==> flow/design.v <==
module system_bus
	#(parameter DATA_WIDTH = 8, 
	parameter ADDR_WIDTH = 14, 
	parameter NO_OF_MASTER = 4, 
	parameter NO_OF_SLAVE = 8,
	parameter [NO_OF_SLAVE*ADDR_WIDTH-1:0] SLAVE_BASE_ADDR = {14'd10, 14'd20, 14'd30, 14'd40, 14'd50, 14'd60, 14'd70, 14'd80}, 
	parameter [NO_OF_SLAVE*ADDR_WIDTH-1:0] SLAVE_END_ADDR = {14'd19, 14'd29, 14'd39, 14'd49, 14'd59, 14'd69, 14'd79, 14'd89}
	) 
	(
	input clk,
	input reset_n,
	input [ADDR_WIDTH*NO_OF_MASTER-1:0]  addr_avm, 
	output [DATA_WIDTH*NO_OF_MASTER-1:0]  readdata_avm,
	input [DATA_WIDTH*NO_OF_MASTER-1:0]  writedata_avm, 
	input [NO_OF_MASTER-1:0]  readen_avm,
	input [NO_OF_MASTER-1:0]  writeen_avm,
	output [NO_OF_MASTER-1:0]  readvalid_avm,
	output [NO_OF_MASTER-1:0]  writevalid_avm,
	input [NO_OF_MASTER-1:0]  waitrequest_avm,
	input [4*NO_OF_MASTER-1:0]priority_no,
	output [ADDR_WIDTH*NO_OF_SLAVE-1:0]  addr_avs,
	input [DATA_WIDTH*NO_OF_SLAVE-1:0]  readdata_avs,
	output [DATA_WIDTH*NO_OF_SLAVE-1:0]  writedata_avs,
	output [NO_OF_SLAVE-1:0]  readen_avs,
	output [NO_OF_SLAVE-1:0]  writeen_avs,
	input [NO_OF_SLAVE-1:0]  readvalid_avs,
	input [NO_OF_SLAVE-1:0]  writevalid_avs,
	output reg [NO_OF_SLAVE-1:0]  waitrequest_avs
	);
	reg [NO_OF_MASTER-1:0] readen_avm_last, writeen_avm_last, readen_avm_reg, writeen_avm_reg;
	reg [NO_OF_MASTER-1:0]  readvalid_avm_reg, readvalid_avm_reg_out, writevalid_avm_reg_out;
	reg [DATA_WIDTH-1:0]  readdata_avm_reg [NO_OF_MASTER-1:0];
	reg [7:0] readvalid_avs_last, writevalid_avs_last;
	reg [DATA_WIDTH-1:0]  readdata_avs_reg [NO_OF_SLAVE-1:0];
	reg [NO_OF_SLAVE-1:0] readvalid_avs_reg;
	reg [NO_OF_SLAVE-1:0] writevalid_avs_reg;
	wire [NO_OF_SLAVE:0] readvalid_avs_reg_x = {1'b0, readvalid_avs_reg};
	wire [NO_OF_SLAVE:0] writevalid_avs_reg_x = {1'b0, writevalid_avs_reg};
	reg [ADDR_WIDTH-1:0] addr_avs_reg [NO_OF_SLAVE-1:0];
	reg [DATA_WIDTH-1:0]  writedata_avs_reg [NO_OF_SLAVE-1:0];
	reg [NO_OF_SLAVE-1:0]  readen_avs_reg, writeen_avs_reg, readen_avs_reg_out, writeen_avs_reg_out;
	wire [ADDR_WIDTH-1:0] addr_avm_wire [NO_OF_MASTER-1:0];
	wire [DATA_WIDTH-1:0] writedata_avm_wire [NO_OF_MASTER-1:0];
	wire [3:0] priority_wire [NO_OF_MASTER-1:0];
	wire [4*NO_OF_MASTER-1:0] priority_no_with_active;
	reg [7:0] free_slaves;
	reg [3:0] last_state_stage_1_2;
	reg [1:0] master_slave_mux_master;
	reg [7:0] slave_master_demux_slave;
	reg [3:0] counter_s_p_master [NO_OF_MASTER-1:0];
	reg [3:0] value_s_p_master [NO_OF_MASTER-1:0];
	reg [7:0] slave_en_flag;
	reg [4:0] s_p_conversion_counter;
	reg [4:0] s_p_conversion_value;
	reg [3:0] s_p_conversion_counter_4;
	reg [3:0] s_p_conversion_value_4;
	reg stage_2_state;
	reg stage_4_state;
	reg [DATA_WIDTH + 2 - 1:0] shift_reg_slave;
	reg [DATA_WIDTH + ADDR_WIDTH + 2-1:0] shift_reg_master;
	reg [3:0] master_enable;
	reg [7:0] last_state_stage_3_4;
	reg [7:0] last_state_stage_3_4_single;
	reg [7:0] slave_active_stage_3;
	wire [31:0] slave_master_priority;
	wire [31:0] slave_master_priority_with_active;
	wire [3:0] master_enable_wire;
	wire m2s_serial_bus,s2m_serial_bus;
	wire [7:0] master_corresponding_slave [3:0];
	wire [3:0] master_active_stage_1;
	reg [3:0] mux_demux_slave_corresponding_master [7:0] ;
	reg [1:0] mux_demux_slave_corresponding_master_2bit [7:0] ;
	reg [2:0] master_corresponding_slave_3bit [NO_OF_MASTER-1:0];
	reg [4:0] counter_s_p_slave [NO_OF_SLAVE-1:0];
	reg [4:0] value_s_p_slave [NO_OF_SLAVE-1:0];
	reg [1:0] state_master_interface [NO_OF_MASTER-1:0];
	reg [1:0] state_slave_interface [NO_OF_SLAVE-1:0];
	reg [7:0] slave_master_mux_slave;
	reg [3:0] slave_master_mux_slave_3b;
	reg [3:0] slave_master_mux_slave_3b_tem;
	reg [3:0] master_releaser_stage;
	reg [7:0] slave_releaser_stage;
	assign master_active_stage_1=(readen_avm_reg | writeen_avm_reg) & (~last_state_stage_1_2) & (~{((master_corresponding_slave[3] & free_slaves) == 8'b0),((master_corresponding_slave[2] & free_slaves) == 8'b0),((master_corresponding_slave[1] & free_slaves) == 8'b0),((master_corresponding_slave[0] & free_slaves) == 8'b0)});
	assign slave_master_priority={priority_wire[mux_demux_slave_corresponding_master_2bit[7]],priority_wire[mux_demux_slave_corresponding_master_2bit[6]],priority_wire[mux_demux_slave_corresponding_master_2bit[5]],priority_wire[mux_demux_slave_corresponding_master_2bit[4]],priority_wire[mux_demux_slave_corresponding_master_2bit[3]],priority_wire[mux_demux_slave_corresponding_master_2bit[2]],priority_wire[mux_demux_slave_corresponding_master_2bit[1]],priority_wire[mux_demux_slave_corresponding_master_2bit[0]]};
	assign readen_avs = readen_avs_reg_out;
	assign writeen_avs = writeen_avs_reg_out;
	assign readvalid_avm=readvalid_avm_reg_out;
	assign writevalid_avm=writevalid_avm_reg_out;
	assign master_enable_wire=master_enable;
	assign m2s_serial_bus=shift_reg_master[DATA_WIDTH + ADDR_WIDTH + 1];
	assign s2m_serial_bus=shift_reg_slave[DATA_WIDTH + 1];
	genvar i, j, k;
	generate
		for ( i=0;i<NO_OF_MASTER;i=i+1)  
			begin : VECTORIZE_INTERFACE_SIGNALS
				assign priority_wire[i]=priority_no[i*4+3:i*4];
				assign addr_avm_wire[i]=addr_avm[(i+1)*ADDR_WIDTH-1:i*ADDR_WIDTH];
				assign writedata_avm_wire[i]=writedata_avm[(i+1)*DATA_WIDTH-1:i*DATA_WIDTH];
			end
		for ( k=0;k<NO_OF_MASTER;k=k+1)  
			begin : ADDRESS_DECODING_0  
				for ( i=0;i<NO_OF_SLAVE;i=i+1)
					begin : ADDRESS_DECODING_1
						assign master_corresponding_slave[k][i]=(addr_avm[ADDR_WIDTH*k-1+ADDR_WIDTH:ADDR_WIDTH*k] >= SLAVE_BASE_ADDR[(i+1)*ADDR_WIDTH-1:i*ADDR_WIDTH])? ((addr_avm[ADDR_WIDTH*k-1+ADDR_WIDTH:ADDR_WIDTH*k] <= SLAVE_END_ADDR[(i+1)*ADDR_WIDTH-1:i*ADDR_WIDTH])? 1'b1:1'b0):1'b0 ;
					end
			end
		for ( i=0;i<NO_OF_MASTER;i=i+1)  
			begin : BIT_CONVERSION_8_3
				always @(*)
					begin
						case(master_corresponding_slave[i])
							8'b00000001:
								begin
									master_corresponding_slave_3bit[i]=3'b000;
								end
							8'b00000010:
								begin
									master_corresponding_slave_3bit[i]=3'b001;
								end
							8'b00000100:
								begin
									master_corresponding_slave_3bit[i]=3'b010;
								end
							8'b00001000:
								begin
									master_corresponding_slave_3bit[i]=3'b011;
								end
							8'b00010000:
								begin
									master_corresponding_slave_3bit[i]=3'b100;
								end
							8'b00100000:
								begin
									master_corresponding_slave_3bit[i]=3'b101;
								end
							8'b01000000:
								begin
									master_corresponding_slave_3bit[i]=3'b110;
								end
							8'b10000000:
								begin
									master_corresponding_slave_3bit[i]=3'b111;
								end
							default:
								begin
									master_corresponding_slave_3bit[i]=3'b00;
								end
						endcase
					end
			end
		for ( i=0;i<NO_OF_MASTER;i=i+1)  
			begin : IDENTIFY_MASTER_REQUEST_DECTING_WITH_EDGE
				always @(posedge clk or negedge reset_n)
					if (~reset_n)
						begin
							readen_avm_reg[i]<=1'b0;
							writeen_avm_reg[i]<=1'b0;
						end
					else
					begin
						case({((~readen_avm_last[i]) & readen_avm[i]), master_releaser_stage[i]})
							2'b10,2'b11:
								begin
									readen_avm_reg[i]<=1'b1;
								end
							2'b01:
								begin
									readen_avm_reg[i]<=1'b0;
								end
							2'b00:
								begin
									readen_avm_reg[i]<=readen_avm_reg[i];
								end
							default:
								begin
									readen_avm_reg[i]<=1'b0;
								end
						endcase
						case({((~writeen_avm_last[i]) & writeen_avm[i]), master_releaser_stage[i]})
							2'b10,2'b11:
								begin
									writeen_avm_reg[i]<=1'b1;
								end
							2'b01:
								begin
									writeen_avm_reg[i]<=1'b0;
								end
							2'b00:
								begin
									writeen_avm_reg[i]<=writeen_avm_reg[i];
								end
							default:
								begin
									writeen_avm_reg[i]<=1'b0;
								end
						endcase
					end
			end
		for ( i=0;i<NO_OF_SLAVE;i=i+1)  
			begin : BIT_CONVERSION_4_2
				always @(*)
					begin
						case(mux_demux_slave_corresponding_master[i])
							4'b0001:
								begin
									mux_demux_slave_corresponding_master_2bit[i]=2'b00;
								end
							4'b0010:
								begin
									mux_demux_slave_corresponding_master_2bit[i]=2'b01;
								end
							4'b0100:
								begin
									mux_demux_slave_corresponding_master_2bit[i]=2'b10;
								end
							4'b1000:
								begin
									mux_demux_slave_corresponding_master_2bit[i]=2'b11;
								end
							default:
								begin
									mux_demux_slave_corresponding_master_2bit[i]=2'b00;
								end
						endcase
					end
			end
		for ( i=0;i<NO_OF_MASTER;i=i+1)  
			begin : DETECT_MASTER_REQUESTS_WITH_PRIORITY
				assign priority_no_with_active[i*4]=priority_no[i*4] & master_active_stage_1[i];
				assign priority_no_with_active[i*4+1]=priority_no[i*4+1] & master_active_stage_1[i];
				assign priority_no_with_active[i*4+2]=priority_no[i*4+2] & master_active_stage_1[i];
				assign priority_no_with_active[i*4+3]=priority_no[i*4+3] & master_active_stage_1[i];
			end
		for ( i=0;i<NO_OF_SLAVE;i=i+1)  
			begin : DETECT_SLAVE_READY_WITH_PRIORITY
				assign slave_master_priority_with_active[i*4]=slave_master_priority[i*4] & slave_active_stage_3[i];
				assign slave_master_priority_with_active[i*4+1]=slave_master_priority[i*4+1] & slave_active_stage_3[i];
				assign slave_master_priority_with_active[i*4+2]=slave_master_priority[i*4+2] & slave_active_stage_3[i];
				assign slave_master_priority_with_active[i*4+3]=slave_master_priority[i*4+3] & slave_active_stage_3[i];
			end
		for (i=0;i<NO_OF_SLAVE;i=i+1)  
			begin : SAMPLE_DATA_FROM_SLAVE_INTERFACE
				assign writedata_avs[(i+1)*DATA_WIDTH-1:i*DATA_WIDTH] = writedata_avs_reg[i];
				assign addr_avs[(i+1)*ADDR_WIDTH-1:i*ADDR_WIDTH]=addr_avs_reg[i]-SLAVE_BASE_ADDR[i];
				always @(posedge clk or negedge reset_n)	
					begin
						if (~reset_n)
							begin
								readvalid_avs_reg[i]<=1'b0;
								writevalid_avs_reg[i]<=1'b0;
								readdata_avs_reg[i]<=8'b0;
								waitrequest_avs[i]<=1'b0;
							end
						else	
							begin
								case ({(readvalid_avs[i] & (~readvalid_avs_last[i])),(writevalid_avs[i] & (~writevalid_avs_last[i]))})
									2'b11:
										begin
											readvalid_avs_reg[i]<=readvalid_avs[i];
											writevalid_avs_reg[i]<=writevalid_avs[i];
											readdata_avs_reg[i]<=readdata_avs[i*8+7:i*8];
											waitrequest_avs[i]<=1'b1;
										end
									2'b10:
										begin
											readvalid_avs_reg[i]<=readvalid_avs[i];
											writevalid_avs_reg[i]<=writevalid_avs[i];
											readdata_avs_reg[i]<=readdata_avs[i*8+7:i*8];
											waitrequest_avs[i]<=1'b1;
										end
									2'b01:
										begin
											readvalid_avs_reg[i]<=readvalid_avs[i];
											writevalid_avs_reg[i]<=writevalid_avs[i];
											readdata_avs_reg[i]<=readdata_avs_reg[i];
											waitrequest_avs[i]<=1'b1;
										end
									2'b00:
										begin
											readvalid_avs_reg[i]<=readvalid_avs_reg[i];
											writevalid_avs_reg[i]<=writevalid_avs_reg[i];
											readdata_avs_reg[i]<=readdata_avs_reg[i];
											waitrequest_avs[i]<=1'b0;
										end
									default:
										begin
											readvalid_avs_reg[i]<=1'b0;
											writevalid_avs_reg[i]<=1'b0;
											readdata_avs_reg[i]<=8'b0;
											waitrequest_avs[i]<=1'b0;
										end
								endcase
							end
					end
			end
		for (j=0;j<NO_OF_SLAVE;j=j+1)  
			begin : SERIAL_TO_PARALLEL_CONVERSION_AT_SLAVE_INTERFACES
				always @(posedge clk or negedge reset_n) 
					begin
						if(~reset_n)
							begin
								counter_s_p_slave[j]<=5'b0;
								value_s_p_slave[j]<=5'b0;	
								state_slave_interface[j]<=2'b0;
								writeen_avs_reg[j] <= 1'b0;
								readen_avs_reg[j] <= 1'b0;
								addr_avs_reg[j]<={ADDR_WIDTH{1'b0}};
								writedata_avs_reg[j]<=8'b0;
								writeen_avs_reg_out[j]<=1'b0;
								readen_avs_reg_out[j] <=1'b0;
							end
						else	
							begin
								case(state_slave_interface[j])
									2'b0:
										begin
											writeen_avs_reg[j] <= writeen_avs_reg[j];
											counter_s_p_slave[j]<=5'b0;
											writedata_avs_reg[j]<=writedata_avs_reg[j];
											addr_avs_reg[j]<=addr_avs_reg[j];
											value_s_p_slave[j]<=value_s_p_slave[j];
											if (slave_en_flag[j])
												begin
													state_slave_interface[j] <=2'b1;
													readen_avs_reg[j] <= m2s_serial_bus;
												end
											else
												begin
													state_slave_interface[j] <=2'b0;
													readen_avs_reg[j] <= 1'b0;
												end
											if (writeen_avs_reg_out[j] & writevalid_avs[j])
												begin
													writeen_avs_reg_out[j]<=1'b0;
												end
											else
												begin
													writeen_avs_reg_out[j]<=writeen_avs_reg_out[j];
												end
											if (readen_avs_reg_out[j] & readvalid_avs[j])
												begin
													readen_avs_reg_out[j] <=1'b0;
												end
											else
												begin
													readen_avs_reg_out[j] <=readen_avs_reg_out[j];
												end		
										end
									2'b01:
										begin
											writeen_avs_reg[j] <= m2s_serial_bus;
											readen_avs_reg[j] <= readen_avs_reg[j];			
											counter_s_p_slave[j]<=5'b0;
											state_slave_interface[j] <=2'b10;			
											writedata_avs_reg[j]<=writedata_avs_reg[j];
											addr_avs_reg[j]<=addr_avs_reg[j];			
											if(readen_avs_reg[j])
												begin
													value_s_p_slave[j]<=ADDR_WIDTH-1'b1;
												end
											else
												begin
													value_s_p_slave[j]<=ADDR_WIDTH+DATA_WIDTH-1'b1;
												end
											if (writeen_avs_reg_out[j] & writevalid_avs[j])
												begin
													writeen_avs_reg_out[j]<=1'b0;
												end
											else
												begin
													writeen_avs_reg_out[j]<=writeen_avs_reg_out[j];
												end
											if (readen_avs_reg_out[j] & readvalid_avs[j])
												begin
													readen_avs_reg_out[j] <=1'b0;
												end
											else
												begin
													readen_avs_reg_out[j] <=readen_avs_reg_out[j];
												end
										end
									2'b10:
										begin
											writeen_avs_reg[j] <= writeen_avs_reg[j];
											readen_avs_reg[j] <= readen_avs_reg[j];
											value_s_p_slave[j]<=value_s_p_slave[j];
											writedata_avs_reg[j]<={writedata_avs_reg[j],addr_avs_reg[j][ADDR_WIDTH-1]};			
											addr_avs_reg[j]<={addr_avs_reg[j],m2s_serial_bus};			
										if(value_s_p_slave[j] == counter_s_p_slave[j] )
											begin
												counter_s_p_slave[j]<=5'd0;
												writeen_avs_reg_out[j]<=writeen_avs_reg[j];
												readen_avs_reg_out[j] <= readen_avs_reg[j];
												state_slave_interface[j] <=2'b0;
											end
										else			
											begin
												counter_s_p_slave[j]<=counter_s_p_slave[j]+5'd1;
												writeen_avs_reg_out[j]<=writeen_avs_reg_out[j];
												readen_avs_reg_out[j] <=readen_avs_reg_out[j];
												state_slave_interface[j] <=2'b10;
											end					
										end
									default:
										begin
											counter_s_p_slave[j]<=5'b0;
											value_s_p_slave[j]<=5'b0;	
											state_slave_interface[j]<=2'b0;
											writeen_avs_reg[j] <= 1'b0;
											readen_avs_reg[j] <= 1'b0;
											addr_avs_reg[j]<={ADDR_WIDTH{1'b0}};
											writedata_avs_reg[j]<=8'b0;
											writeen_avs_reg_out[j]<=1'b0;
											readen_avs_reg_out[j] <=1'b0;
										end		
								endcase
							end
					end
		end
		for (j=0;j<NO_OF_MASTER;j=j+1) 
			begin : SERIAL_TO_PARALLEL_CONVERSION_AT_MASTER_INTERFACES
				assign readdata_avm[(j+1)*DATA_WIDTH-1:j*DATA_WIDTH]=readdata_avm_reg[j];
				always @(posedge clk or negedge reset_n) 
					begin
						if(~reset_n)
							begin
								counter_s_p_master[j]<=4'b0;
								value_s_p_master[j]<=4'b0;	
								state_master_interface[j]<=2'b0;
								readdata_avm_reg[j] <= 8'b0;
								readvalid_avm_reg[j] <= 1'b0;
								readvalid_avm_reg_out[j] <= 1'b0;
								writevalid_avm_reg_out[j] <= 1'b0;
							end
						else	
							begin
								case(state_master_interface[j])
									2'b0:
										begin
											counter_s_p_master[j]<=4'b0;
											value_s_p_master[j]<=value_s_p_master[j];
											readdata_avm_reg[j] <= readdata_avm_reg[j];
											if (master_enable_wire[j])
												begin
													state_master_interface[j] <=2'b1;
												end
											else
												begin
													state_master_interface[j] <=2'b0;
												end
											casex({master_enable_wire[j],(readen_avm[j] | writeen_avm[j] | waitrequest_avm[j])})
												2'b1x:
													begin
														readvalid_avm_reg[j] <= s2m_serial_bus;
														readvalid_avm_reg_out[j] <= 1'b0;
														writevalid_avm_reg_out[j] <= 1'b0;
													end
												2'b01:
													begin
														readvalid_avm_reg[j] <= readvalid_avm_reg[j];
														readvalid_avm_reg_out[j] <= readvalid_avm_reg_out[j];
														writevalid_avm_reg_out[j] <= writevalid_avm_reg_out[j];
													end
												2'b00:
													begin
														readvalid_avm_reg[j] <= 1'b0;
														readvalid_avm_reg_out[j] <= 1'b0;
														writevalid_avm_reg_out[j] <= 1'b0;
													end
												default:
													begin
														readvalid_avm_reg[j] <= 1'b0;
														readvalid_avm_reg_out[j] <= 1'b0;
														writevalid_avm_reg_out[j] <= 1'b0;
													end
											endcase
										end
									2'b01:
										begin
											counter_s_p_master[j]<=4'b0;
											readvalid_avm_reg[j] <= readvalid_avm_reg[j];
											if(readvalid_avm_reg[j])
												begin
													value_s_p_master[j]<=DATA_WIDTH-1'b1;
													state_master_interface[j] <=2'b10;
													writevalid_avm_reg_out[j] <= s2m_serial_bus;
												end
											else													
												begin
													value_s_p_master[j]<=4'd0;
													state_master_interface[j] <=2'b0;
													writevalid_avm_reg_out[j] <= s2m_serial_bus;
												end
											readvalid_avm_reg_out[j] <= 1'b0;
											readdata_avm_reg[j] <= readdata_avm_reg[j];
										end
									2'b10:
										begin
											value_s_p_master[j]<=value_s_p_master[j];
											readvalid_avm_reg[j] <= readvalid_avm_reg[j];
											readdata_avm_reg[j] <= {readdata_avm_reg[j],s2m_serial_bus}; 
											writevalid_avm_reg_out[j] <= 1'b0;
											if(value_s_p_master[j] == counter_s_p_master[j] )
												begin
													counter_s_p_master[j]<=4'd0;
													readvalid_avm_reg_out[j] <= readvalid_avm_reg[j];
													state_master_interface[j] <=2'b0;
												end
											else
												begin
													counter_s_p_master[j]<=counter_s_p_master[j]+4'd1;
													readvalid_avm_reg_out[j] <= 1'b0;
													state_master_interface[j] <=2'b10;
												end	
										end
									default:
										begin
											readdata_avm_reg[j] <= 8'b0;
											counter_s_p_master[j]<=4'b0;
											value_s_p_master[j]<=4'b0;	
											state_master_interface[j]<=2'b0;
											readvalid_avm_reg[j] <= 1'b0;
											readvalid_avm_reg_out[j] <= 1'b0;
											writevalid_avm_reg_out[j] <= 1'b0;
										end
								endcase
							end
					end
		end
	endgenerate
	always @(posedge clk or negedge reset_n)
		begin
			if(~reset_n)
				begin
					readvalid_avs_last<=8'b0;
					writevalid_avs_last<=8'b0;
					readen_avm_last<=8'b0;
					writeen_avm_last<=8'b0;
				end
			else
				begin
					readvalid_avs_last<=readvalid_avs;
					writevalid_avs_last<=writevalid_avs;
					readen_avm_last<=readen_avm;
					writeen_avm_last<=writeen_avm;
				end
		end
	always @(posedge clk or negedge reset_n) 
		begin
			if (~reset_n)
				begin
					master_slave_mux_master <=2'b0;
					slave_master_demux_slave<=8'b0;
					mux_demux_slave_corresponding_master[0] <= 4'b0;
					mux_demux_slave_corresponding_master[1] <= 4'b0;
					mux_demux_slave_corresponding_master[2] <= 4'b0;
					mux_demux_slave_corresponding_master[3] <= 4'b0;
					mux_demux_slave_corresponding_master[4] <= 4'b0;
					mux_demux_slave_corresponding_master[5] <= 4'b0;
					mux_demux_slave_corresponding_master[6] <= 4'b0;
					mux_demux_slave_corresponding_master[7] <= 4'b0;
				end
			else
				begin      
					casex({priority_no_with_active}) 
						16'b1000xxxxxxxxxxxx:
							begin
								master_slave_mux_master <=2'b11;
								slave_master_demux_slave<=master_corresponding_slave[3];
								mux_demux_slave_corresponding_master[master_corresponding_slave_3bit[3]] <= 4'b1000; 
							end
						16'b0xxx1000xxxxxxxx:
							begin
								master_slave_mux_master <=2'b10;
								slave_master_demux_slave<=master_corresponding_slave[2];
								mux_demux_slave_corresponding_master[master_corresponding_slave_3bit[2]] <= 4'b0100;
							end
						16'b0xxx0xxx1000xxxx:
							begin
								master_slave_mux_master <=2'b01;
								slave_master_demux_slave<=master_corresponding_slave[1];
								mux_demux_slave_corresponding_master[master_corresponding_slave_3bit[1]] <= 4'b0010;
							end
						16'b0xxx0xxx0xxx1000:
							begin
								master_slave_mux_master <=2'b0;
								slave_master_demux_slave<=master_corresponding_slave[0];
								mux_demux_slave_corresponding_master[master_corresponding_slave_3bit[0]] <= 4'b0001;
							end
						16'b01000xxx0xxx0xxx:
							begin
								master_slave_mux_master <=2'b11;
								slave_master_demux_slave<=master_corresponding_slave[3];
								mux_demux_slave_corresponding_master[master_corresponding_slave_3bit[3]] <= 4'b1000;
							end
						16'b00xx01000xxx0xxx:
							begin
								master_slave_mux_master <=2'b10;
								slave_master_demux_slave<=master_corresponding_slave[2];
								mux_demux_slave_corresponding_master[master_corresponding_slave_3bit[2]] <= 4'b0100;
							end
						16'b00xx00xx01000xxx:
							begin
								master_slave_mux_master <=2'b01;
								slave_master_demux_slave<=master_corresponding_slave[1];
								mux_demux_slave_corresponding_master[master_corresponding_slave_3bit[1]] <= 4'b0010;
							end
						16'b00xx00xx00xx0100:
							begin
								master_slave_mux_master <=2'b0;
								slave_master_demux_slave<=master_corresponding_slave[0];
								mux_demux_slave_corresponding_master[master_corresponding_slave_3bit[0]] <= 4'b0001;
							end
						16'b001000xx00xx00xx:
							begin
								master_slave_mux_master <=2'b11;
								slave_master_demux_slave<=master_corresponding_slave[3];
								mux_demux_slave_corresponding_master[master_corresponding_slave_3bit[3]] <= 4'b1000;
							end
						16'b000x001000xx00xx:
							begin
								master_slave_mux_master <=2'b10;
								slave_master_demux_slave<=master_corresponding_slave[2];
								mux_demux_slave_corresponding_master[master_corresponding_slave_3bit[2]] <= 4'b0100;
							end
						16'b000x000x001000xx:
							begin
								master_slave_mux_master <=2'b01;
								slave_master_demux_slave<=master_corresponding_slave[1];
								mux_demux_slave_corresponding_master[master_corresponding_slave_3bit[1]] <= 4'b0010;
							end
						16'b000x000x000x0010:
							begin
								master_slave_mux_master <=2'b0;
								slave_master_demux_slave<=master_corresponding_slave[0];
								mux_demux_slave_corresponding_master[master_corresponding_slave_3bit[0]] <= 4'b0001;
							end
						16'b0001000x000x000x:
							begin
								master_slave_mux_master <=2'b11;
								slave_master_demux_slave<=master_corresponding_slave[3];
								mux_demux_slave_corresponding_master[master_corresponding_slave_3bit[3]] <= 4'b1000;
							end
						16'b00000001000x000x:
							begin
								master_slave_mux_master <=2'b10;
								slave_master_demux_slave<=master_corresponding_slave[2];
								mux_demux_slave_corresponding_master[master_corresponding_slave_3bit[2]] <= 4'b0100;
							end
						16'b000000000001000x:
							begin
								master_slave_mux_master <=2'b01;  
								slave_master_demux_slave<=master_corresponding_slave[1];
								mux_demux_slave_corresponding_master[master_corresponding_slave_3bit[1]] <= 4'b0010;
							end
						16'b0000000000000001:
							begin
								master_slave_mux_master <=2'b0;
								slave_master_demux_slave<=master_corresponding_slave[0];
								mux_demux_slave_corresponding_master[master_corresponding_slave_3bit[0]] <= 4'b0001;
							end
						default:
							begin
								master_slave_mux_master <=2'b0;
								slave_master_demux_slave<=8'b0;
							end
					endcase
				end
		end
	always @(posedge clk or negedge reset_n) 
		begin
			if(~reset_n)
				begin
					slave_en_flag <= 8'b0;
					s_p_conversion_counter <= 5'b0;
					s_p_conversion_value<=5'b0;
					shift_reg_master<={(DATA_WIDTH+ADDR_WIDTH+2){1'b0}};
					last_state_stage_1_2<=4'b0;
					stage_2_state<=1'b0;
					free_slaves<=8'hff;
				end
			else
				begin
					case(stage_2_state)
						1'b0:  
							begin
								s_p_conversion_counter <= 5'b0;
								if (writeen_avm[master_slave_mux_master])
									begin
										s_p_conversion_value <= DATA_WIDTH+ADDR_WIDTH+1'b1; 
										shift_reg_master <= {readen_avm[master_slave_mux_master],writeen_avm[master_slave_mux_master] ,writedata_avm_wire[master_slave_mux_master], addr_avm_wire[master_slave_mux_master]};
									end
								else
									begin
										s_p_conversion_value <= ADDR_WIDTH+1'b1;
										shift_reg_master <= {readen_avm[master_slave_mux_master],writeen_avm[master_slave_mux_master] , addr_avm_wire[master_slave_mux_master], {DATA_WIDTH{1'b0}}};
									end
								if(slave_master_demux_slave!=8'b0)  
									begin 
										slave_en_flag <= slave_master_demux_slave;
										last_state_stage_1_2 <= (last_state_stage_1_2 ^ master_releaser_stage) | (1'b1 << master_slave_mux_master);
										stage_2_state <= 1'b1;
										free_slaves <= ((free_slaves|slave_releaser_stage) ^ slave_master_demux_slave);
									end
								else
									begin
										slave_en_flag<=8'b0;
										stage_2_state <= stage_2_state;
										last_state_stage_1_2 <= (last_state_stage_1_2 ^ master_releaser_stage);
										free_slaves <=(free_slaves|slave_releaser_stage);
									end
							end
						1'b1:
							begin
								s_p_conversion_value<=s_p_conversion_value;  
								slave_en_flag<=8'b0;
								last_state_stage_1_2 <= (last_state_stage_1_2 ^ master_releaser_stage);
								free_slaves<=(free_slaves|slave_releaser_stage);
								shift_reg_master<= {shift_reg_master[DATA_WIDTH+ADDR_WIDTH:0],1'b0};
								if(s_p_conversion_counter == s_p_conversion_value)
									begin
										stage_2_state <= 1'b0;
										s_p_conversion_counter <= 5'b0;
									end
								else
									begin
										stage_2_state <= stage_2_state;
										s_p_conversion_counter <= s_p_conversion_counter + 5'b1;
									end
							end
						default:
							begin
								slave_en_flag <= 8'b0;
								s_p_conversion_counter <= 5'b0;
								s_p_conversion_value<=5'b0;
								shift_reg_master<={(DATA_WIDTH+ADDR_WIDTH+2){1'b0}};
								last_state_stage_1_2<=4'b0;
								stage_2_state<=1'b0;
								free_slaves<=8'hff;
							end
					endcase
				end
		end
	always @(posedge clk or negedge reset_n)
		begin 
			if (~reset_n)
				begin
					slave_active_stage_3<=8'b0;
				end
			else
				begin
					slave_active_stage_3<=(slave_active_stage_3|(((~readvalid_avs_last) & readvalid_avs) |  ((~writevalid_avs_last) & writevalid_avs))) & (~last_state_stage_3_4);
				end
		end
	always @(posedge clk or negedge reset_n) 
		begin
			if (~reset_n)
				begin
					slave_master_mux_slave<=8'b0;
					slave_master_mux_slave_3b <= 4'b0;
				end
			else
				begin          
					if ((slave_master_priority_with_active & 32'b11110000000000000000000000000000) == 32'b10000000000000000000000000000000)
						begin
							slave_master_mux_slave<=8'b10000000; slave_master_mux_slave_3b <= 4'b111;
						end
					else if ((slave_master_priority_with_active & 32'b10001111000000000000000000000000) == 32'b00001000000000000000000000000000)
						begin
							slave_master_mux_slave<=8'b01000000; slave_master_mux_slave_3b <= 4'b110;
						end
					else if ((slave_master_priority_with_active & 32'b10001000111100000000000000000000) == 32'b00000000100000000000000000000000)
						begin
							slave_master_mux_slave<=8'b00100000; slave_master_mux_slave_3b <= 4'b101;
						end
					else if ((slave_master_priority_with_active & 32'b10001000100011110000000000000000) == 32'b00000000000010000000000000000000)
						begin
							slave_master_mux_slave<=8'b00010000; slave_master_mux_slave_3b <= 4'b100;
						end
					else if ((slave_master_priority_with_active & 32'b10001000100010001111000000000000) == 32'b00000000000000001000000000000000)
						begin
							slave_master_mux_slave<=8'b00001000; slave_master_mux_slave_3b <= 4'b011;
						end
					else if ((slave_master_priority_with_active & 32'b10001000100010001000111100000000) == 32'b00000000000000000000100000000000)
						begin
							slave_master_mux_slave<=8'b00000100; slave_master_mux_slave_3b <= 4'b010;
						end
					else if ((slave_master_priority_with_active & 32'b10001000100010001000100011110000) == 32'b00000000000000000000000010000000)
						begin
							slave_master_mux_slave<=8'b00000010; slave_master_mux_slave_3b <= 4'b001;
						end
					else if ((slave_master_priority_with_active & 32'b10001000100010001000100010001111) == 32'b00000000000000000000000000001000)
						begin
							slave_master_mux_slave<=8'b00000001; slave_master_mux_slave_3b <= 4'b000;
						end
					else if ((slave_master_priority_with_active & 32'b11111000100010001000100010001000) == 32'b01000000000000000000000000000000)
						begin
							slave_master_mux_slave<=8'b10000000; slave_master_mux_slave_3b <= 4'b111;
						end
					else if ((slave_master_priority_with_active & 32'b11001111100010001000100010001000) == 32'b00000100000000000000000000000000)
						begin
							slave_master_mux_slave<=8'b01000000; slave_master_mux_slave_3b <= 4'b110;
						end
					else if ((slave_master_priority_with_active & 32'b11001100111110001000100010001000) == 32'b00000000010000000000000000000000)
						begin
							slave_master_mux_slave<=8'b00100000; slave_master_mux_slave_3b <= 4'b101;
						end
					else if ((slave_master_priority_with_active & 32'b11001100110011111000100010001000) == 32'b00000000000001000000000000000000)
						begin
							slave_master_mux_slave<=8'b00010000; slave_master_mux_slave_3b <= 4'b100;
						end
					else if ((slave_master_priority_with_active & 32'b11001100110011001111100010001000) == 32'b00000000000000000100000000000000)
						begin
							slave_master_mux_slave<=8'b00001000; slave_master_mux_slave_3b <= 4'b011;
						end
					else if ((slave_master_priority_with_active & 32'b11001100110011001100111110001000) == 32'b00000000000000000000010000000000)
						begin
							slave_master_mux_slave<=8'b00000100; slave_master_mux_slave_3b <= 4'b010;
						end
					else if ((slave_master_priority_with_active & 32'b11001100110011001100110011111000) == 32'b00000000000000000000000001000000)
						begin
							slave_master_mux_slave<=8'b00000010; slave_master_mux_slave_3b <= 4'b001;
						end
					else if ((slave_master_priority_with_active & 32'b11001100110011001100110011001111) == 32'b00000000000000000000000000000100)
						begin
							slave_master_mux_slave<=8'b00000001; slave_master_mux_slave_3b <= 4'b000;
						end
					else if ((slave_master_priority_with_active & 32'b11111100110011001100110011001100) == 32'b00100000000000000000000000000000)
						begin
							slave_master_mux_slave<=8'b10000000; slave_master_mux_slave_3b <= 4'b111;
						end
					else if ((slave_master_priority_with_active & 32'b11101111110011001100110011001100) == 32'b00000010000000000000000000000000)
						begin
							slave_master_mux_slave<=8'b01000000; slave_master_mux_slave_3b <= 4'b110;
						end
					else if ((slave_master_priority_with_active & 32'b11101110111111001100110011001100) == 32'b00000000001000000000000000000000)
						begin
							slave_master_mux_slave<=8'b00100000; slave_master_mux_slave_3b <= 4'b101;
						end
					else if ((slave_master_priority_with_active & 32'b11101110111011111100110011001100) == 32'b00000000000000100000000000000000)
						begin
							slave_master_mux_slave<=8'b00010000; slave_master_mux_slave_3b <= 4'b100;
						end
					else if ((slave_master_priority_with_active & 32'b11101110111011101111110011001100) == 32'b00000000000000000010000000000000)
						begin
							slave_master_mux_slave<=8'b00001000; slave_master_mux_slave_3b <= 4'b011;
						end
					else if ((slave_master_priority_with_active & 32'b11101110111011101110111111001100) == 32'b00000000000000000000001000000000)
						begin
							slave_master_mux_slave<=8'b00000100; slave_master_mux_slave_3b <= 4'b010;
						end
					else if ((slave_master_priority_with_active & 32'b11101110111011101110111011111100) == 32'b00000000000000000000000000100000)
						begin
							slave_master_mux_slave<=8'b00000010; slave_master_mux_slave_3b <= 4'b001;
						end
					else if ((slave_master_priority_with_active & 32'b11101110111011101110111011101111) == 32'b00000000000000000000000000000010)
						begin
							slave_master_mux_slave<=8'b00000001; slave_master_mux_slave_3b <= 4'b000;
						end
					else if ((slave_master_priority_with_active & 32'b11111110111011101110111011101110) == 32'b00010000000000000000000000000000)
						begin
							slave_master_mux_slave<=8'b10000000; slave_master_mux_slave_3b <= 4'b111;
						end
					else if ((slave_master_priority_with_active & 32'b11111111111011101110111011101110) == 32'b00000001000000000000000000000000)
						begin
							slave_master_mux_slave<=8'b01000000; slave_master_mux_slave_3b <= 4'b110;
						end
					else if ((slave_master_priority_with_active & 32'b11111111111111101110111011101110) == 32'b00000000000100000000000000000000)
						begin
							slave_master_mux_slave<=8'b00100000; slave_master_mux_slave_3b <= 4'b101;
						end
					else if ((slave_master_priority_with_active & 32'b11111111111111111110111011101110) == 32'b00000000000000010000000000000000)
						begin
							slave_master_mux_slave<=8'b00010000; slave_master_mux_slave_3b <= 4'b100;
						end
					else if ((slave_master_priority_with_active & 32'b11111111111111111111111011101110) == 32'b00000000000000000001000000000000)
						begin
							slave_master_mux_slave<=8'b00001000; slave_master_mux_slave_3b <= 4'b011;
						end
					else if ((slave_master_priority_with_active & 32'b11111111111111111111111111101110) == 32'b00000000000000000000000100000000)
						begin
							slave_master_mux_slave<=8'b00000100; slave_master_mux_slave_3b <= 4'b010;
						end
					else if ((slave_master_priority_with_active & 32'b11111111111111111111111111111110) == 32'b00000000000000000000000000010000)
						begin
							slave_master_mux_slave<=8'b00000010; slave_master_mux_slave_3b <= 4'b001;
						end
					else if ((slave_master_priority_with_active & 32'b11111111111111111111111111111111) == 32'b00000000000000000000000000000001)
						begin
							slave_master_mux_slave<=8'b00000001; slave_master_mux_slave_3b <= 4'b000;
						end
					else
						begin
							slave_master_mux_slave<=8'b0; slave_master_mux_slave_3b <= 4'b1000;
						end
				end
		end
	always @(posedge clk or negedge reset_n) 
		begin
			if(!reset_n)
				begin
					s_p_conversion_counter_4 <= 4'b0;
					s_p_conversion_value_4 <= 4'b0;
					stage_4_state <= 1'b0;
					shift_reg_slave <= {(DATA_WIDTH + 2){1'b0}}; 
					last_state_stage_3_4<=8'b0;
					last_state_stage_3_4_single<=8'b0;
					master_enable<=4'b0;
					slave_master_mux_slave_3b_tem<=4'b0;
				end
			else
				begin
					case(stage_4_state)
						1'b0:
							begin
								last_state_stage_3_4_single<=8'b0;
								s_p_conversion_counter_4 <= 4'b0;
								if (readvalid_avs_reg_x[slave_master_mux_slave_3b])
									begin
										shift_reg_slave <= {readvalid_avs_reg_x[slave_master_mux_slave_3b], writevalid_avs_reg_x[slave_master_mux_slave_3b], readdata_avs_reg[slave_master_mux_slave_3b]};
										s_p_conversion_value_4 <= DATA_WIDTH+1'b1;
									end
								else
									begin
										shift_reg_slave <= {readvalid_avs_reg_x[slave_master_mux_slave_3b], writevalid_avs_reg_x[slave_master_mux_slave_3b],{DATA_WIDTH{1'b0}}};
										s_p_conversion_value_4 <= 4'd1;
									end
								if(slave_master_mux_slave!=8'b0)
									begin
										stage_4_state <= 1'b1;
										last_state_stage_3_4<=(last_state_stage_3_4^slave_releaser_stage)| (1'b1 << slave_master_mux_slave_3b);
										master_enable<=mux_demux_slave_corresponding_master[slave_master_mux_slave_3b];
									end
								else
									begin
										stage_4_state <= stage_4_state;
										last_state_stage_3_4<=(last_state_stage_3_4^slave_releaser_stage);
										master_enable<=4'b0;
									end
								slave_master_mux_slave_3b_tem<=slave_master_mux_slave_3b;
							end
						1'b1:
							begin
								slave_master_mux_slave_3b_tem<=slave_master_mux_slave_3b_tem;
								master_enable<=4'b0;
								shift_reg_slave[DATA_WIDTH + 1:0] <= {shift_reg_slave[DATA_WIDTH:0],1'b0};
								last_state_stage_3_4<=(last_state_stage_3_4^slave_releaser_stage);
								if(s_p_conversion_counter_4 == s_p_conversion_value_4)
									begin
										stage_4_state <= 1'b0;
										s_p_conversion_counter_4 <= 4'b0;
										last_state_stage_3_4_single<=(1'b1 << slave_master_mux_slave_3b_tem);
									end
								else
									begin
										stage_4_state <= stage_4_state;
										s_p_conversion_counter_4 <= s_p_conversion_counter_4 + 4'b1;
										last_state_stage_3_4_single<=8'b0;
									end
							end
					endcase
				end
		end
		always @(posedge clk or negedge reset_n)  
			begin
				if (~reset_n)
					begin
						master_releaser_stage<=4'b0;
						slave_releaser_stage<=8'b0;
					end
				else
					begin
						case(last_state_stage_3_4_single)
							8'b10000000:
								begin
									master_releaser_stage<=mux_demux_slave_corresponding_master[7];
									slave_releaser_stage<=8'b10000000;
								end
							8'b01000000:
								begin
									master_releaser_stage<=mux_demux_slave_corresponding_master[6];
									slave_releaser_stage<=8'b01000000;
								end
							8'b00100000:
								begin
									master_releaser_stage<=mux_demux_slave_corresponding_master[5];
									slave_releaser_stage<=8'b00100000;
								end
							8'b00010000:
								begin
									master_releaser_stage<=mux_demux_slave_corresponding_master[4];
									slave_releaser_stage<=8'b00010000;
								end
							8'b00001000:
								begin
									master_releaser_stage<=mux_demux_slave_corresponding_master[3];
									slave_releaser_stage<=8'b00001000;
								end
							8'b00000100:
								begin
									master_releaser_stage<=mux_demux_slave_corresponding_master[2];
									slave_releaser_stage<=8'b00000100;
								end
							8'b00000010:
								begin
									master_releaser_stage<=mux_demux_slave_corresponding_master[1];
									slave_releaser_stage<=8'b00000010;
								end
							8'b00000001:
								begin
									master_releaser_stage<=mux_demux_slave_corresponding_master[0];
									slave_releaser_stage<=8'b00000001;
								end
							default:
								begin
									master_releaser_stage<=4'b0;
									slave_releaser_stage<=8'b0;
								end
						endcase		
					end
			end
endmodule
Appendix: tool output

* Step by step through the tools: system_bus
Each step is given for the RTL above and for the edited RTL. Lines under "original" count in the file above, lines under "edited" in the edited file. "change": "edited" minus "original" as printed here. Operators carry their Yosys type and port widths (W data, S select, Z words). Cell names lack the library's common part. A cell with -- has no value.
Inputs: top module system_bus, clock clk, cell library sky130hd, timing corner tt_025C_1v80

* Diff
Unified diff, file above to edited file. The edit is scripted: it alters the design's behaviour and was not made to optimise anything.
begin of diff
@@ -81,5 +81,5 @@
 	reg [3:0] master_releaser_stage;
 	reg [7:0] slave_releaser_stage;
-	assign master_active_stage_1=(readen_avm_reg | writeen_avm_reg) & (~last_state_stage_1_2) & (~{((master_corresponding_slave[3] & free_slaves) == 8'b0),((master_corresponding_slave[2] & free_slaves) == 8'b0),((master_corresponding_slave[1] & free_slaves) == 8'b0),((master_corresponding_slave[0] & free_slaves) == 8'b0)});
+	assign master_active_stage_1=(readen_avm_reg | writeen_avm_reg) & (~last_state_stage_1_2) & (~{((master_corresponding_slave[3] | free_slaves) == 8'b0),((master_corresponding_slave[2] & free_slaves) == 8'b0),((master_corresponding_slave[1] & free_slaves) == 8'b0),((master_corresponding_slave[0] & free_slaves) == 8'b0)});
 	assign slave_master_priority={priority_wire[mux_demux_slave_corresponding_master_2bit[7]],priority_wire[mux_demux_slave_corresponding_master_2bit[6]],priority_wire[mux_demux_slave_corresponding_master_2bit[5]],priority_wire[mux_demux_slave_corresponding_master_2bit[4]],priority_wire[mux_demux_slave_corresponding_master_2bit[3]],priority_wire[mux_demux_slave_corresponding_master_2bit[2]],priority_wire[mux_demux_slave_corresponding_master_2bit[1]],priority_wire[mux_demux_slave_corresponding_master_2bit[0]]};
 	assign readen_avs = readen_avs_reg_out;
end of diff

* After elaboration
Counts by Yosys on the flattened word-level netlist (proc, flatten, opt, wreduce). Print and check cells are left out. Cells with the same type and inputs are merged into one.
Cells by class:
- bitwise logic cells | original 149, edited 149, change 0
- mux-type cells | original 470, edited 470, change 0
- equality and inequality tests | original 320, edited 320, change 0
- magnitude comparators | original 64, edited 64, change 0
- shifts and indexed selects | original 7, edited 7, change 0
- reductions and logical operators | original 157, edited 157, change 0
- add/sub/neg operators | original 16, edited 16, change 0
Operator list:
- $and A8 B8 Y8 | original 7, edited 6, change -1
- $or A8 B8 Y8 | original 4, edited 5, change +1
- $mux W1 | original 145, edited 145, change 0
- $and A1 B1 Y1 | original 88, edited 88, change 0
- $mux W4 | original 78, edited 78, change 0
- $pmux W1 S2 | original 66, edited 66, change 0
- $reduce_or A2 Y1 | original 64, edited 64, change 0
- $eq A2 B2 Y1 const B | original 62, edited 62, change 0
- $ne A2 B1 Y1 const B | original 48, edited 48, change 0
- $eq A2 B1 Y1 const B | original 41, edited 41, change 0
- $logic_not A2 Y1 | original 41, edited 41, change 0
- $mux W8 | original 37, edited 37, change 0
- $not A1 Y1 | original 30, edited 30, change 0
- $mux W5 | original 28, edited 28, change 0
- $pmux W2 S3 | original 21, edited 21, change 0
- $eq A3 B3 Y1 const B | original 20, edited 20, change 0
- $reduce_and A2 Y1 | original 20, edited 20, change 0
- $mux W2 | original 17, edited 17, change 0
- $pmux W4 S4 | original 16, edited 16, change 0
- $pmux W8 S2 | original 16, edited 16, change 0
- $ge A14 B6 Y1 const B | original 12, edited 12, change 0
- $le A14 B6 Y1 const B | original 12, edited 12, change 0
- $le A14 B7 Y1 const B | original 12, edited 12, change 0
- $ne A2 B2 Y1 const B | original 12, edited 12, change 0
- $eq A3 B2 Y1 const B | original 10, edited 10, change 0
- $eq A4 B4 Y1 const B | original 10, edited 10, change 0
- $add A5 B1 Y5 const B | original 9, edited 9, change 0
- $eq A5 B5 Y1 | original 9, edited 9, change 0
The list need not be complete.
Word-level totals:
- flip-flop bits (word level) | original 680, edited 680, change 0
- word-level cells | original 1357, edited 1357, change 0
- output and inout bits | original 240, edited 240, change 0
- bits of input ports | original 198, edited 198, change 0

* Longest topological paths
Longest topological path by Yosys (ltp), each cell counted once; first at word level (registers and memories cut), then after technology mapping (sequential cells cut; the memories' decode and read muxes count).
Logic depth:
- word-level depth | original 38, edited 38, change 0
- ABC_AREA | original 0, edited 0
- depth in mapped cells | original 15, edited 13, change -2
- depth with buffers taken out | original 12, edited 11, change -1

* Netlist
The flow's flattened synthesis, as Yosys stat reports it; memories are mapped. The netlist is that of the ABC_AREA named above (0 if unset); the other value can give another one.
Synthesis totals:
- mapped flip-flops | original 660, edited 660, change 0
- cells in the netlist | original 3423, edited 3517, change +94
- sequential part of the area (µm²) | original 16540.9, edited 16540.9, change 0.0
- synthesis area (µm²) | original 31884.3, edited 32379.8, change +495.5
- buffer cells | original 183, edited 197, change +14
Cells by type:
- nand2_1 | original 845, edited 884, change +39
- clkbuf_1 | original 151, edited 172, change +21
- a22oi_1 | original 35, edited 19, change -16
- o21ai_0 | original 172, edited 187, change +15
- or4_1 | original 8, edited 19, change +11
- inv_1 | original 92, edited 82, change -10
- nand2b_1 | original 58, edited 66, change +8
- mux2_2 | original 31, edited 37, change +6
- o211ai_1 | original 26, edited 32, change +6
- buf_2 | original 15, edited 9, change -6
- a2111oi_0 | original 9, edited 15, change +6
- or3b_1 | original 7, edited 1, change -6
- a21oi_1 | original 53, edited 58, change +5
- a21o_1 | original 20, edited 15, change -5
- nor3b_1 | original 18, edited 13, change -5
- a221oi_1 | original 14, edited 9, change -5
- or2_2 | original 13, edited 8, change -5
- buf_1 | original 10, edited 15, change +5
The list need not be complete.

* Worst setup path after synthesis
Path of least setup slack by OpenSTA after synthesis, without wires, with an ideal clock, recovery checks aside; 20% of the period is set as input and as output delay. Where synthesis merged equal registers, the netlist keeps one of their names.
Path after synthesis:
- path type | original input to register, edited input to register
- from | original in addr_avm[45], edited in addr_avm[38]
- to | original reg mux_demux_slave_corresponding_master[3][2], edited reg mux_demux_slave_corresponding_master[4][1]
- slack (ps) | original 2757, edited 2459, change -298
- clock period (ps) | original 7000, edited 7000, change 0
- driving pins on the path | original 12, edited 12, change 0
- path delay (ps) | original 2843, edited 3141, change +298
- library setup time (ps) | original 125, edited 129, change +4
- arrival (ps) | original 4118, edited 4412, change +294
- external input delay (ps) | original 1400, edited 1400, change 0
- time at the first pin (ps) | original 1400, edited 1400, change 0
- data required time (ps) | original 6875, edited 6871, change -4
- buffers on the path | original 1, edited 2, change +1
- synthesis period reached (ps) | original 4243, edited 4541, change +298
"path delay" is the arrival time less input delay plus setup time. "driving pins on the path" counts driving pins, that of a launching flip-flop among them; a cell with two outputs on the path counts twice. "synthesis period reached" = period - worst setup slack (recovery checks aside). The figure is calculated, with input and output delays left at 20% of the set period. Between the ends stands the longest chain of elaborated cells between them, by number of cells; it is not shown to be the way that was timed. Of several equally long chains one is given. A line is the first line of the expression or statement that the cell stems from. Yosys adds cells for indexed reads and writes and turns some case tables into memories. A register here has more assigning lines than the two given.
Between the ends, after synthesis, original: cells stage by stage buf_6 -> and3_4 -> a22o_1 -> a32o_1 -> a211o_1 -> and2_4 -> and4_1 -> nor4_2 -> nor3_2 -> a41o_1 -> a221oi_4 -> mux2_4, length of the longest elaborated chain 12, elaborated cells on any way between the ends 77, those cells by class compare (16); eq/ne (28); mux (19); logic (7); reduce/logical (7)
Ends and longest elaborated chain, after synthesis, original:
- start, declared | RTL line 12 | input [ADDR_WIDTH*NO_OF_MASTER-1:0] addr_avm,
- $le A14 B7 Y1 | RTL line 104 | assign master_corresponding_slave[k][i]=(addr_avm[ADDR_WIDTH*k-1+ADDR_WIDTH:ADDR_WIDTH*k] >= SLAVE_BASE_ADDR[( ...
- $mux W1 x2 | RTL line 104
- $and A8 B8 Y8 | RTL line 83 | assign master_active_stage_1=(readen_avm_reg | writeen_avm_reg) & (~last_state_stage_1_2) & (~{((master_corres ...
- $logic_not A8 Y1 | RTL line 83
- $not A4 Y4 | RTL line 83
- $and A4 B4 Y4 | RTL line 83
- $and A1 B1 Y1 | RTL line 229 | assign priority_no_with_active[i*4]=priority_no[i*4] & master_active_stage_1[i];
- $eq A16 B1 Y1 | RTL line 565 | casex({priority_no_with_active})
- $reduce_or A4 Y1
- $ne A2 B1 Y1
- $reduce_and A5 Y1
- end, assigned | RTL line 557 | mux_demux_slave_corresponding_master[3] <= 4'b0;
- end, assigned | RTL line 570 | mux_demux_slave_corresponding_master[master_corresponding_slave_3bit[3]] <= 4'b1000;
- end, declared | RTL line 71 | reg [3:0] mux_demux_slave_corresponding_master [7:0] ;
Between the ends, after synthesis, edited: cells stage by stage or4_4 -> or4_1 -> buf_2 -> or2_4 -> a211oi_4 -> a2111oi_1 -> a311oi_4 -> inv_2 -> or4_1 -> buf_2 -> a41oi_1 -> nor3_1, length of the longest elaborated chain 12, elaborated cells on any way between the ends 76, those cells by class compare (16); eq/ne (27); mux (19); logic (7); reduce/logical (7)
Ends and longest elaborated chain, after synthesis, edited:
- start, declared | RTL line 12 | input [ADDR_WIDTH*NO_OF_MASTER-1:0] addr_avm,
- $le A14 B7 Y1 | RTL line 104 | assign master_corresponding_slave[k][i]=(addr_avm[ADDR_WIDTH*k-1+ADDR_WIDTH:ADDR_WIDTH*k] >= SLAVE_BASE_ADDR[( ...
- $mux W1 x2 | RTL line 104
- $and A8 B8 Y8 | RTL line 83 | assign master_active_stage_1=(readen_avm_reg | writeen_avm_reg) & (~last_state_stage_1_2) & (~{((master_corres ...
- $logic_not A8 Y1 | RTL line 83
- $not A4 Y4 | RTL line 83
- $and A4 B4 Y4 | RTL line 83
- $and A1 B1 Y1 | RTL line 229 | assign priority_no_with_active[i*4]=priority_no[i*4] & master_active_stage_1[i];
- $eq A16 B1 Y1 | RTL line 565 | casex({priority_no_with_active})
- $reduce_or A4 Y1
- $ne A2 B1 Y1
- $reduce_and A5 Y1
- end, assigned | RTL line 558 | mux_demux_slave_corresponding_master[4] <= 4'b0;
- end, assigned | RTL line 570 | mux_demux_slave_corresponding_master[master_corresponding_slave_3bit[3]] <= 4'b1000;
- end, declared | RTL line 71 | reg [3:0] mux_demux_slave_corresponding_master [7:0] ;

* Timing after layout
From the final timing report of the runs of pair 1: the path of least setup slack in the routed layout; clock arrival at registers is part of the times. The path's times are printed in steps of 10 ps; the period is the one set.
Path after layout:
- path type | original input to register, edited input to register
- from | original in addr_avm[10], edited in addr_avm[30]
- to | original reg mux_demux_slave_corresponding_master[2][3], edited reg slave_master_demux_slave[0]
- driving pins on the path | original 12, edited 14, change +2
- arrival (ps) | original 4970, edited 4970, change 0
- clock period (ps) | original 5190, edited 5190, change 0
- external input delay (ps) | original 1040, edited 1040, change 0
- time at the first pin (ps) | original 1040, edited 1040, change 0
- library setup time (ps) | original 60, edited 90, change +30
- data required time (ps) | original 5730, edited 5690, change -40
- slack (ps) | original 760, edited 720, change -40
- buffers on the path | original 1, edited 3, change +2
Between the ends stands the longest chain of elaborated cells between them, by number of cells; it is not shown to be the way that was timed. Of several equally long chains one is given. A register here has more assigning lines than the two given.
Between the ends, after layout, original: cells stage by stage clkdlybuf4s50_1 -> nor4_1 -> nand2_1 -> nor2_1 -> a311oi_1 -> a21boi_0 -> nor2_1 -> a21oi_1 -> o22ai_1 -> and2_1 -> nor4_2 -> a21o_1, length of the longest elaborated chain 12, elaborated cells on any way between the ends 74, those cells by class compare (16); eq/ne (25); mux (19); logic (7); reduce/logical (7)
Ends and longest elaborated chain, after layout, original:
- start, declared | RTL line 12 | input [ADDR_WIDTH*NO_OF_MASTER-1:0] addr_avm,
- $le A14 B7 Y1 | RTL line 104 | assign master_corresponding_slave[k][i]=(addr_avm[ADDR_WIDTH*k-1+ADDR_WIDTH:ADDR_WIDTH*k] >= SLAVE_BASE_ADDR[( ...
- $mux W1 x2 | RTL line 104
- $and A8 B8 Y8 | RTL line 83 | assign master_active_stage_1=(readen_avm_reg | writeen_avm_reg) & (~last_state_stage_1_2) & (~{((master_corres ...
- $logic_not A8 Y1 | RTL line 83
- $not A4 Y4 | RTL line 83
- $and A4 B4 Y4 | RTL line 83
- $and A1 B1 Y1 | RTL line 229 | assign priority_no_with_active[i*4]=priority_no[i*4] & master_active_stage_1[i];
- $eq A16 B1 Y1 | RTL line 565 | casex({priority_no_with_active})
- $reduce_or A4 Y1
- $ne A2 B1 Y1
- $reduce_and A5 Y1
- end, assigned | RTL line 556 | mux_demux_slave_corresponding_master[2] <= 4'b0;
- end, assigned | RTL line 570 | mux_demux_slave_corresponding_master[master_corresponding_slave_3bit[3]] <= 4'b1000;
- end, declared | RTL line 71 | reg [3:0] mux_demux_slave_corresponding_master [7:0] ;
Between the ends, after layout, edited: cells stage by stage clkdlybuf4s50_1 -> or2_1 -> o2111a_1 -> and2_4 -> a2111oi_2 -> a21oi_2 -> a21oi_2 -> o21ai_0 -> o221ai_1 -> buf_4 -> nor4b_1 -> buf_4 -> nor3_1 -> o21ai_0, length of the longest elaborated chain 11, elaborated cells on any way between the ends 60, RTL lines with such cells 7, those cells by class compare (16); eq/ne (15); mux (17); logic (7); reduce/logical (5)
Ends and longest elaborated chain, after layout, edited:
- start, declared | RTL line 12 | input [ADDR_WIDTH*NO_OF_MASTER-1:0] addr_avm,
- $le A14 B7 Y1 | RTL line 104 | assign master_corresponding_slave[k][i]=(addr_avm[ADDR_WIDTH*k-1+ADDR_WIDTH:ADDR_WIDTH*k] >= SLAVE_BASE_ADDR[( ...
- $mux W1 x2 | RTL line 104
- $and A8 B8 Y8 | RTL line 83 | assign master_active_stage_1=(readen_avm_reg | writeen_avm_reg) & (~last_state_stage_1_2) & (~{((master_corres ...
- $logic_not A8 Y1 | RTL line 83
- $not A4 Y4 | RTL line 83
- $and A4 B4 Y4 | RTL line 83
- $and A1 B1 Y1 | RTL line 229 | assign priority_no_with_active[i*4]=priority_no[i*4] & master_active_stage_1[i];
- $eq A16 B1 Y1 | RTL line 565 | casex({priority_no_with_active})
- $reduce_or A4 Y1
- $pmux W8 S4 | RTL line 565
- end, assigned | RTL line 569 | slave_master_demux_slave<=master_corresponding_slave[3];
- end, assigned | RTL line 575 | slave_master_demux_slave<=master_corresponding_slave[2];
- end, declared | RTL line 49 | reg [7:0] slave_master_demux_slave;

* Measured runs
Runs of the flow (Yosys, OpenROAD) on both versions; the two runs of a pair have the same settings. The constraints put input and output delay at 20% of the set period each and load the outputs with 0.01 pF.
Flow settings, pair 1: CORE_UTILIZATION 40, PLACE_DENSITY 0.6, period_ns 5.19, CAP_MARGIN 20, CORE_MARGIN 2, SLEW_MARGIN 20
Measured results, pair 1:
- setup slack of the worst path (ps) | original 764, edited 724, change -40
- power consumption (W) | original 0.013399, edited 0.012987, change -0.000412
- post-route worst hold slack (ps) | original 411, edited 421, change +10
- netlist area reported by Yosys (µm²) | original 31884.3, edited 32379.8, change +495.5
- die area (µm²) | original 81984.9, edited 83240.9, change +1256.0
- utilization after layout (%) | original 50.4, edited 50.6, change +0.2
- total negative setup slack (ps) | original 0, edited 0, change 0
- standard-cell area after layout (µm²) | original 39821.9, edited 40664.0, change +842.1
Flow settings, pair 2: CELL_PAD_IN_SITES_DETAIL_PLACEMENT 2, CORE_MARGIN 9, CORE_UTILIZATION 23, GPL_TIMING_DRIVEN 1, MIN_ROUTING_LAYER met1, PLACE_DENSITY 0.47, SETUP_SLACK_MARGIN -0.25, TNS_END_PERCENT 100, period_ns 4.48, CAP_MARGIN 20, SLEW_MARGIN 20
Measured results, pair 2:
- setup slack of the worst path (ps) | original 258, edited 36, change -222
- power consumption (W) | original 0.016418, edited 0.01635, change -0.000068
- netlist area reported by Yosys (µm²) | original 31884.3, edited 32379.8, change +495.5
- die area (µm²) | original 152354.0, edited 154614.0, change +2260.0
- utilization after layout (%) | original 30.7, edited 31.0, change +0.3
- total negative setup slack (ps) | original 0, edited 0, change 0
- standard-cell area after layout (µm²) | original 42185.5, edited 43314.0, change +1128.5
"power consumption": no workload was simulated; the value follows from the tool's default switching activity.
